==> flow/design.v <==
module div (
    input wire clk,
    input wire rst_n,
    input wire [32-1:0] dividend_i,     
    input wire [32-1:0] divisor_i,      
    input wire                       start_i,        
    input wire                       ctrl_ready_i,   
    input wire [                3:0] op_i,           
    output reg [32-1:0] result_o,   
    output reg busy_o,   
    output reg valid_o   
);
    typedef enum logic [3:0] {
        STATE_IDLE  = 4'b0001,
        STATE_START = 4'b0010,
        STATE_CALC  = 4'b0100,
        STATE_END   = 4'b1000
    } state_t;
    state_t state;
    reg [32-1:0] dividend_r;
    reg [32-1:0] divisor_r;
    reg [3:0] op_r;
    reg [31:0] count;
    reg [32-1:0] div_result;
    reg [32-1:0] div_remain;
    reg [32-1:0] minuend;
    reg invert_result;
    wire op_div = op_r[0];
    wire op_divu = op_r[1];
    wire op_rem = op_r[2];
    wire op_remu = op_r[3];
    wire [31:0] dividend_invert = (-dividend_r);
    wire [31:0] divisor_invert = (-divisor_r);
    wire minuend_ge_divisor = minuend >= divisor_r;
    wire [31:0] minuend_sub_res = minuend - divisor_r;
    wire [31:0] div_result_tmp = minuend_ge_divisor ? ({div_result[30:0], 1'b1}) : ({div_result[30:0], 1'b0});
    wire [31:0] minuend_tmp = minuend_ge_divisor ? minuend_sub_res[30:0] : minuend[30:0];
    wire [31:0] dividend_abs = dividend_r[31] ? -dividend_r : dividend_r;
    wire [31:0] divisor_abs = divisor_r[31] ? -divisor_r : divisor_r;
    always @(posedge clk) begin
        if (!rst_n) begin
            state         <= STATE_IDLE;
            result_o      <= 32'h0;
            div_result    <= 32'h0;
            div_remain    <= 32'h0;
            op_r          <= 4'h0;
            dividend_r    <= 32'h0;
            divisor_r     <= 32'h0;
            minuend       <= 32'h0;
            invert_result <= 1'b0;
            busy_o        <= 1'b0;
            valid_o       <= 1'b0;
            count         <= 32'h0;
        end else begin
            case (state)
                STATE_IDLE: begin
                    if (ctrl_ready_i) begin
                        valid_o <= 1'b0;
                        if (start_i == 1'b1) begin
                            op_r       <= op_i;
                            dividend_r <= dividend_i;
                            divisor_r  <= divisor_i;
                            state      <= STATE_START;
                            busy_o     <= 1'b1;
                        end else begin
                            op_r       <= 3'h0;
                            dividend_r <= 32'h0;
                            divisor_r  <= 32'h0;
                            result_o   <= 32'h0;
                            busy_o     <= 1'b0;
                        end
                    end
                end
                STATE_START: begin
                    valid_o <= 1'b0;
                    if (divisor_r == 32'h0) begin
                        if (op_div | op_divu) begin
                            result_o <= 32'hffffffff;
                        end else begin
                            result_o <= dividend_r;
                        end
                        state   <= STATE_IDLE;
                        busy_o  <= 1'b0;
                        valid_o <= 1'b1;
                    end else if (
                        (op_div | op_rem) ? (dividend_abs < divisor_abs) : (dividend_r < divisor_r)
                    ) begin
                        if (op_div) begin
                            result_o <= 32'b0;
                        end else if (op_rem) begin
                            result_o <= dividend_r;
                        end else if (op_divu) begin
                            result_o <= 32'b0;
                        end else if (op_remu) begin
                            result_o <= dividend_r;
                        end
                        state   <= STATE_IDLE;
                        busy_o  <= 1'b0;
                        valid_o <= 1'b1;
                    end else begin
                        busy_o     <= 1'b1;
                        count      <= 32'h40000000;
                        state      <= STATE_CALC;
                        div_result <= 32'h0;
                        div_remain <= 32'h0;
                        if (op_div | op_rem) begin
                            if (dividend_r[31] == 1'b1) begin
                                dividend_r <= dividend_invert;
                                minuend    <= dividend_invert[31];
                            end else begin
                                minuend <= dividend_r[31];
                            end
                            if (divisor_r[31] == 1'b1) begin
                                divisor_r <= divisor_invert;
                            end
                        end else begin
                            minuend <= dividend_r[31];
                        end
                        if ((op_div && (dividend_r[31] ^ divisor_r[31] == 1'b1))
                            || (op_rem && (dividend_r[31] == 1'b1))) begin
                            invert_result <= 1'b1;
                        end else begin
                            invert_result <= 1'b0;
                        end
                    end
                end
                STATE_CALC: begin
                    busy_o     <= 1'b1;
                    dividend_r <= {dividend_r[30:0], 1'b0};
                    div_result <= div_result_tmp;
                    count      <= {1'b0, count[31:1]};
                    if (|count) begin
                        minuend <= {minuend_tmp[30:0], dividend_r[30]};
                    end else begin
                        state <= STATE_END;
                        if (minuend_ge_divisor) begin
                            div_remain <= minuend_sub_res;
                        end else begin
                            div_remain <= minuend;
                        end
                    end
                end
                STATE_END: begin
                    state   <= STATE_IDLE;
                    busy_o  <= 1'b0;
                    valid_o <= 1'b1;
                    if (op_div | op_divu) begin
                        if (invert_result) begin
                            result_o <= (-div_result);
                        end else begin
                            result_o <= div_result;
                        end
                    end else begin
                        if (invert_result) begin
                            result_o <= (-div_remain);
                        end else begin
                            result_o <= div_remain;
                        end
                    end
                end
            endcase
        end
    end
endmodule
## Tool chain data of div

What the tools print for div, step after step.
Lines are those of the file above, counted from 1.
Operators carry their Yosys type and port widths (W data, S select, Z words).
Cell names lack the library's common part.
A cell with n/a has no value.

| set-up | value |
|---|---|
| top | div |
| clock | clk |
| standard-cell library | sky130hd |
| timing corner | tt_025C_1v80 |

## Word-level counts

Counts by Yosys on the flattened word-level netlist (proc, flatten, opt, wreduce; memories kept). Register bits leave out memories and registers merged into their read ports (data or address). Print and check cells are left out. Cells with the same type and inputs are merged into one.

| cells by class | value |
|---|---|
| $add $sub $neg | 5 |
| equality and inequality tests | 14 |
| bitwise gates (word level) | 5 |
| reduce/logical cells | 21 |
| multiplexer cells | 62 |
| $lt $le $gt $ge | 3 |

Operators by type and width:

| cell | number |
|---|---|
| $mux W32 | 33 |
| $pmux W32 S2 | 5 |
| $pmux W32 S3 | 2 |
| $neg A32 Y32 | 4 |
| $lt A32 B32 Y1 | 2 |
| $sub A32 B32 Y32 | 1 |
| $ge A32 B32 Y1 | 1 |
| $logic_not A32 Y1 | 1 |
| $reduce_or A32 Y1 | 1 |
| $mux W31 | 1 |
| $ne A2 B2 Y1 const B | 8 |
| $pmux W4 S4 | 1 |
| $mux W4 | 4 |
| $reduce_and A5 Y1 | 3 |
| $reduce_and A4 Y1 | 3 |
| $mux W1 | 12 |
| $reduce_and A2 Y1 | 3 |
| $reduce_and A3 Y1 | 2 |
| $reduce_bool A3 Y1 | 2 |
| $ne A6 B6 Y1 const B | 1 |
| $mux W3 | 2 |
| $reduce_bool A2 Y1 | 2 |
| $eq A4 B1 Y1 const B | 1 |
| $eq A4 B2 Y1 const B | 1 |
| $eq A4 B3 Y1 const B | 1 |
| $eq A4 B4 Y1 const B | 1 |
| $reduce_bool A4 Y1 | 1 |
| $pmux W1 S4 | 1 |

Other operator kinds: 7; their cells: 10.

| storage and ports | value |
|---|---|
| cells after elaboration | 122 |
| flip-flop bits (word level) | 235 |
| output and inout port bits | 34 |

## Longest topological paths

Depth = most cells in a row (Yosys ltp): at word level without a register or memory, in the mapped netlist without a sequential cell, where the memories' decode and read muxes count.

| logic depth | value |
|---|---|
| depth in word-level cells | 7 |
| ABC_AREA | 1 |
| gate-level depth with buffers | 25 |
| depth with buffers taken out | 24 |

## Synthesis result

The flow's flattened synthesis, as Yosys stat reports it; memories are mapped. The netlist is that of the ABC_AREA named above (0 if unset); the other value can give another one.

Cell types:

| cell | number | area in all (um^2) |
|---|---|---|
| dfxtp_1 | 234 | 4.68E+03 |
| nand2_1 | 856 | 3.21E+03 |
| nor2_1 | 507 | 1.9E+03 |
| nand3_1 | 312 | 1.56E+03 |
| inv_1 | 343 | 1.29E+03 |
| ha_1 | 98 | 1.23E+03 |
| a21oi_1 | 210 | 1.05E+03 |
| o21ai_0 | 177 | 885.85 |
| xor2_1 | 57 | 499.229 |
| nand4_1 | 74 | 462.944 |
| clkbuf_1 | 74 | 277.766 |
| nor3_1 | 49 | 245.235 |
| buf_2 | 45 | 225.216 |
| buf_6 | 16 | 180.173 |
| o31ai_1 | 14 | 105.101 |
| xnor2_1 | 12 | 105.101 |
| o311ai_0 | 11 | 96.342 |
| a22oi_1 | 12 | 90.086 |

Other cell types: 40; their cells: 156.

| mapped netlist | value |
|---|---|
| flip-flops | 234 |
| buffer cells | 158 |
| mapped area | 19227.2 um^2 |
| standard cells after synthesis | 3257 |

## Worst setup path after synthesis

OpenSTA on the mapped netlist: ideal clock, no wires. The path of least setup slack (recovery checks aside). Input and output delay are each 20% of the period. Register names are those of the netlist, which keeps one name where synthesis merged equal registers.

| path after synthesis | value |
|---|---|
| path kind | register -> register |
| from | reg divisor_r[1] |
| to | reg minuend[1] |
| delay of the path | 3.118 ns |
| buffers on the path | 2 |
| arrival | 3.003 ns |
| launch time at the first pin | 0.000 ns |
| data required time | 7.885 ns |
| stages on the path | 25 |
| library setup time | 0.115 ns |
| clock period | 8.0 ns |
| setup slack | 4.882 ns |
| synthesis period reached | 3.118 ns |

"delay of the path" is the arrival time less input delay plus setup time.
"stages on the path" counts driving pins, that of a launching flip-flop among them; a cell with two outputs on the path counts twice.
"synthesis period reached" = period - worst setup slack (recovery checks aside). The figure is calculated, with input and output delays left at 20% of the set period.
The rows between start and end are the longest chain of elaborated cells between them; the timing report does not say that the signal goes this way. Where chains are equally long, one stands for them.
A line is the first line of the expression or statement that the cell stems from. Yosys adds cells for indexed reads and writes and turns some case tables into memories.
At most two assigning lines are given for a register; there are more.

| on the way, after synthesis | value |
|---|---|
| cells stage by stage | dfxtp_1 > inv_1 > ha_1 > nand3_2 > nor2_2 > nand3_1 > nand2_2 > o21ai_0 > or2_2 > nand2_1 > inv_1 > ha_1 > nand2_1 > nor2_1 > nand2_1 > a21oi_1 > nor2_1 > nand2_1 > nand3_4 > nand2_4 > buf_6 > buf_4 > nand3_1 > nand2_1 > nor2_1 |
| length of the longest elaborated chain | 7 |
| elaborated cells on any way between the ends | 15 |
| classes of those cells | add/sub (1); compare (3); eq/ne (2); mux (7); reduce/logical (2) |

RTL lines, path after synthesis:

| what | RTL line | RTL |
|---|---|---|
| start, declared | 21 | `reg [32-1:0] divisor_r;` |
| start, assigned | 62 | `divisor_r  <= divisor_i;` |
| start, assigned | 114 | `divisor_r <= divisor_invert;` |
| $neg A32 Y32 | 39 | `wire [31:0] divisor_abs = divisor_r[31] ? -divisor_r : divisor_r;` |
| $mux W32 | 39 |  |
| $lt A32 B32 Y1 | 86 | `(op_div \| op_rem) ? (dividend_abs < divisor_abs) : (dividend_r < divisor_r)` |
| $mux W1 | 86 |  |
| $mux W32 | 85 | `end else if (` |
| $mux W32 | 76 | `if (divisor_r == 32'h0) begin` |
| $pmux W32 S2 | 55 | `case (state)` |
| end, assigned | 109 | `minuend    <= dividend_invert[31];` |
| end, assigned | 111 | `minuend <= dividend_r[31];` |
| end, declared | 26 | `reg [32-1:0] minuend;` |

## Path in the finished layout

From the final timing report of flow run 1: the path of least setup slack in the routed layout; clock arrival at registers is part of the times.

| path post-layout | value |
|---|---|
| path kind | register -> register |
| from | reg dividend_r[31] |
| to | reg minuend[26] |
| arrival | 6.11 ns |
| stages on the path | 18 |
| data required time | 8.50 ns |
| library setup time | 0.04 ns |
| buffers on the path | 1 |
| clock period | 8.0 ns |
| launch time at the first pin | 0.53 ns |
| setup slack | 2.39 ns |

The rows between start and end are the longest chain of elaborated cells between them; the timing report does not say that the signal goes this way. Where chains are equally long, one stands for them.
At most two assigning lines are given for a register; there are more.

| on the way, post-layout | value |
|---|---|
| cells stage by stage | dfxtp_1 > clkinv_1 > nand2_1 > a21boi_0 > ha_1 > nand2_1 > nor2_1 > nand4_1 > nor2_1 > nand2_1 > nand2_1 > nand3_4 > nand2_4 > buf_4 > nand2_2 > nand2_1 > nand2_1 > nor2_1 |
| length of the longest elaborated chain | 7 |
| elaborated cells on any way between the ends | 10 |
| classes of those cells | add/sub (1); compare (2); eq/ne (1); mux (5); reduce/logical (1) |

RTL lines, path post-layout:

| what | RTL line | RTL |
|---|---|---|
| start, declared | 20 | `reg [32-1:0] dividend_r;` |
| start, assigned | 61 | `dividend_r <= dividend_i;` |
| start, assigned | 108 | `dividend_r <= dividend_invert;` |
| $neg A32 Y32 | 38 | `wire [31:0] dividend_abs = dividend_r[31] ? -dividend_r : dividend_r;` |
| $mux W32 | 38 |  |
| $lt A32 B32 Y1 | 86 | `(op_div \| op_rem) ? (dividend_abs < divisor_abs) : (dividend_r < divisor_r)` |
| $mux W1 | 86 |  |
| $mux W32 | 85 | `end else if (` |
| $mux W32 | 76 | `if (divisor_r == 32'h0) begin` |
| $pmux W32 S2 | 55 | `case (state)` |
| end, assigned | 109 | `minuend    <= dividend_invert[31];` |
| end, assigned | 111 | `minuend <= dividend_r[31];` |
| end, declared | 26 | `reg [32-1:0] minuend;` |

Flow measurements of div on sky130hd: 6 stored runs with different settings, listed in no order. Input and output delays are each 20% of the period that was set; the output load is 0.01 pF.
"period achieved" means the clock period less the worst setup slack. The figure is calculated, with input and output delays left at 20% of the set period.
"allowed time less slack (worst setup path)" = time allowed to the worst setup path (clock period - input delay - output delay, where it has them) - its slack; a late launch clock adds to it, a late capture clock takes from it.
"total power after layout" is the tool's figure for a default switching activity; nothing was simulated.
Among the settings, . means not set for that run.

| run | ABC_AREA | CELL_PAD_IN_SITES_DETAIL_PLACEMENT | CTS_CLUSTER_DIAMETER | CTS_CLUSTER_SIZE | MAX_ROUTING_LAYER | SETUP_SLACK_MARGIN | TNS_END_PERCENT | period_ns | CAP_MARGIN | CORE_MARGIN | CORE_UTILIZATION | SLEW_MARGIN | PLACE_DENSITY | CELL_PAD_IN_SITES_GLOBAL_PLACEMENT | CORE_ASPECT_RATIO | PLACE_DENSITY_LB_ADDON | GPL_TIMING_DRIVEN | lowest setup slack (ns) | total negative slack (ns) | full die area (um^2) | worst hold slack (ns) | allowed time less slack (worst setup path) (ns) | worst path kind | standard-cell area of the final layout (um^2) | total power after layout (W) | period achieved (ns) | post-layout utilization (%) | chip area in the Yosys report (um^2) |
|---|---|---|---|---|---|---|---|---|---|---|---|---|---|---|---|---|---|---|---|---|---|---|---|---|---|---|---|---|
| flow run 1 | 1 | 1 | 198 | 61 | met4 | 0.8 | 75 | 8.0 | 20 | 2 | 40 | 20 | . | . | . | . | . | 2.388 | 0.000 | 49838.3 | 0.497 | 5.61 | register -> register | 20589.7 | 0.004251 | 5.612 | 43.3 | 19227.2 |
| flow run 2 | . | . | . | . | . | . | . | 6.68 | 20 | 2 | 40 | 20 | 0.65 | . | . | . | . | 0.497 | 0.000 | 40975.9 | 0.476 | 6.18 | register -> register | 18152.4 | 0.004293 | 6.183 | 46.9 | 15748.9 |
| flow run 3 | . | . | . | . | . | . | . | 6.68 | 20 | 2 | 37 | 20 | 0.65 | . | . | . | . | 0.484 | 0.000 | 44230.3 | 0.480 | 6.20 | register -> register | 18027.3 | 0.004055 | 6.196 | 43.0 | 15748.9 |
| flow run 4 | 0 | 1 | 188 | 11 | met5 | 0.8 | 55 | 8.0 | 20 | 7 | 25 | 30 | . | 1 | 1.67 | 0.22 | . | 1.473 | 0.000 | 70451.2 | 0.464 | 6.53 | register -> register | 18128.6 | 0.00325 | 6.527 | 29.2 | 15748.9 |
| flow run 5 | . | . | . | . | . | . | . | 8.0 | 20 | 2 | 40 | 20 | 0.65 | . | . | . | . | 1.467 | 0.000 | 40975.9 | 0.485 | 6.53 | register -> register | 17948.5 | 0.003445 | 6.533 | 46.3 | 15748.9 |
| flow run 6 | . | 0 | . | 90 | met4 | 0.89 | . | 8.71 | 20 | 2 | 44 | 30 | 0.5 | 0 | 1.81 | . | 1 | 2.097 | 0.000 | 37389.9 | 0.479 | 6.61 | register -> register | 17827.1 | 0.003092 | 6.613 | 50.2 | 15748.9 |
